==> flow/design.v <==
module mult_unsigned #(
		parameter WIDTHA = 16,
		parameter WIDTHB = 24,
		parameter PIPELINE_DEPTH = 4
)
(
	input clk,rst,
	input [WIDTHA -1 :0] A,
	input [WIDTHB -1 :0] B,
	output [WIDTHA + WIDTHB - 1:0] result
);
reg [WIDTHA -1 :0] rA;
reg [WIDTHB -1 :0] rB;
reg [WIDTHA + WIDTHB - 1:0] M [PIPELINE_DEPTH-1:0];
integer i;
always @(posedge clk or posedge rst)
begin
	if (rst) begin
		rA <= 0;
		rB <= 0;
		for (i=0; i<PIPELINE_DEPTH; i=i+1)
		  M[i] <=0;
		end
	else
	begin
		rA <= A;
		rB <= B;
		M[0] <= rA * rB;
		for (i=0; i<PIPELINE_DEPTH-1; i=i+1)
			M[i+1] <= M[i];
	end
end
assign result = M[PIPELINE_DEPTH-1];
endmodule
Step by step through the tools: mult_unsigned
The steps from the RTL of mult_unsigned to its reports follow in flow order.
Line numbers count from 1 in the design file above.
Library cell names are shortened.
A cell with - has no value.

inputs
  design top = mult_unsigned
  clock port = clk
  standard-cell library = sky130hd
  library corner = tt_025C_1v80

After elaboration
Yosys after proc, flatten, opt, wreduce and memory -nomap, before mapping. Enables and synchronous resets that opt folds into registers are not counted as muxes. Print and check cells are not counted. Equal cells are merged and count once.

bit counts
  register bits = 200
  bits in latches = 0
  RAM bits = 0
  memory bits (read-only) = 0
  clocked read ports x word width = 0
  memories = 0
  input bits = 42

cells by class
  $add $sub $neg = 0
  multipliers = 1
  div/mod/pow operators = 0
  order comparisons = 0
  equal/unequal tests = 0
  shift operators = 0
  multiplexer cells = 0
  bitwise operators = 0
  reductions and logical operators = 0

operators by type and width
  cell                          count
  multiplier 16 x 24 -> 40 bit  1

Depth
Depth = most cells in a row (Yosys ltp): at word level without a register or memory, in the mapped netlist without a sequential cell, where the memories' decode and read muxes count.

depth
  depth after elaboration = 1
  ABC_AREA = 0
  gate-level depth with buffers = 23
  gate-level depth less buffers = 22

Mapped cells and area
Yosys stat after the flow's synthesis: flattened, memories mapped to cells. It holds for the ABC_AREA given above (unset counts as 0); a run with the other value may have another netlist.
Totals and module areas in this step are rounded.

cells by type
  cell type  count  area in all (um2)
  fa_1       306    6.13E+03
  dfrtp_1    200    5004.8
  ha_1       112    1.4E+03
  inv_1      353    1.33E+03
  and2_1     176    1.1E+03
  nand2_1    232    870.835
  clkbuf_1   59     221.462
  xnor2_1    24     210.202
  a21oi_1    39     195.187
  a21o_1     22     165.158
  xor2_1     12     105.101
  nor2_1     20     75.072
  o21ai_0    12     60.058
  nand3_1    10     50.048
  nand4_1    5      31.28
  nor2b_1    5      31.28
  o21bai_1   4      30.029
  a211o_1    3      26.275

Other cell types: 37; their cells: 61.

mapped netlist
  cells in the netlist = 1655
  cell area after synthesis = 17500 um2
  sequential area = 5000 um2
  mapped flip-flops = 200

Path before layout
Source: OpenSTA report_checks on the synthesized netlist (no wires, ideal clock, input and output delay 20% of the period each), path of least setup slack; recovery checks are left aside. Register names are those of the netlist, which keeps one name where synthesis merged equal registers.

path post-synthesis
  path type = register to register
  start = register rB[14]
  end = register M[0][39]
  clock period = 8.0 ns
  time at the first pin = 0.000 ns
  data arrival time = 5.622 ns
  required time = 7.880 ns
  setup slack = 2.257 ns
  delay of the path = 5.742 ns
  stages on the path = 24
  period reached after synthesis = 5.743 ns

"delay of the path" is the arrival time less input delay plus setup time.
"stages on the path": output pins that drive a net of the path, with the launching flip-flop's if there is one; two outputs of one cell count as two.
"period reached after synthesis" is the clock period less the worst setup slack; recovery checks do not enter. This is arithmetic on one report: input and output delays are still those of the set period (20% each).
Between the ends stands the longest chain of elaborated cells between them, by number of cells; it is not shown to be the way that was timed. Of several equally long chains one is given.
A line is the first line of the expression or statement that the cell stems from. Yosys adds cells for indexed reads and writes and turns some case tables into memories.

on the way, post-synthesis
  cells stage by stage = dfrtp_1 clkbuf_1 nand2_1 fa_1 inv_1 fa_1 inv_1 fa_1 inv_1 fa_1 fa_1 inv_1 fa_1 inv_1 ha_1 buf_2 a21oi_1 nand2_1 a21oi_1 o21ai_1 o21ai_2 o211ai_4 o21a_1 o211a_1
  cells in the longest elaborated chain = 1

ends and longest elaborated chain, post-synthesis
  item                          RTL line  source
  start: declaration            13        reg [WIDTHB -1 :0] rB;
  start: assignment             20        rB <= 0;
  start: assignment             27        rB <= B;
  multiplier 16 x 24 -> 40 bit  28        M[0] <= rA * rB;
  end: assignment               22        M[i] <=0;
  end: assignment               28
  end: declaration              14        reg [WIDTHA + WIDTHB - 1:0] M [PIPELINE_DEPTH-1:0];

Worst path after layout
Path of least setup slack in the final report of entry A (OpenROAD, finished layout, wires in). Where an end is a register, its clock arrival counts in the times.

path post-layout
  path type = register to register
  start = register rA[1]
  end = register M[0][39]
  clock period = 5.26 ns
  time at the first pin = 0.45 ns
  data arrival time = 6.15 ns
  required time = 5.60 ns
  setup slack = -0.54 ns
  stages on the path = 20

Between the ends stands the longest chain of elaborated cells between them, by number of cells; it is not shown to be the way that was timed. Of several equally long chains one is given.

on the way, post-layout
  cells stage by stage = dfrtp_2 buf_12 buf_4 nand2_1 fa_1 fa_1 fa_1 inv_1 fa_1 fa_1 inv_1 fa_1 inv_1 ha_1 nor2b_1 or4_4 o21ai_4 o211ai_4 o21a_1 o211a_1
  cells in the longest elaborated chain = 1

ends and longest elaborated chain, post-layout
  item                          RTL line  source
  start: declaration            12        reg [WIDTHA -1 :0] rA;
  start: assignment             19        rA <= 0;
  start: assignment             26        rA <= A;
  multiplier 16 x 24 -> 40 bit  28        M[0] <= rA * rB;
  end: assignment               22        M[i] <=0;
  end: assignment               28
  end: declaration              14        reg [WIDTHA + WIDTHB - 1:0] M [PIPELINE_DEPTH-1:0];

--- measured runs ---
Record of 2 stored runs of the RTL-to-layout flow on mult_unsigned, platform sky130hd. The runs are unordered. Constraints: input delay and output delay 20% of the set period each, output load 0.01 pF.
"worst path time" is the time allowed to the run's worst setup path (the clock period less input and output delay, where it has them) less its slack. Clock arrival times count: a late capture clock shortens it, a late launch clock lengthens it.
Results are given in rounded form.
A setting shown as -- is not set for that run.
Results: -- = not shown.

name                                   entry A               entry B
period_ns                              5.26                  7.04
CAP_MARGIN                             20                    10
CORE_MARGIN                            2                     2
CORE_UTILIZATION                       40                    65
SLEW_MARGIN                            20                    20
CELL_PAD_IN_SITES_DETAIL_PLACEMENT     --                    2
CORE_ASPECT_RATIO                      --                    1.73
CTS_CLUSTER_SIZE                       --                    59
MIN_ROUTING_LAYER                      --                    met2
PLACE_DENSITY_LB_ADDON                 --                    0.12
SETUP_SLACK_MARGIN                     --                    0.77
full die area (um2)                    45600                 --
worst path time (ns)                   5.80                  --
kind of the worst setup path           register to register  --
final worst hold slack (ns)            0.343                 --
standard-cell area after layout (um2)  21800                 --
setup TNS (ns)                         -8.02                 --
worst setup slack after layout (ns)    -0.542                --
synthesized cell area (um2)            17500                 --

Entry B: no results, placement failed with a tool error
--- end ---
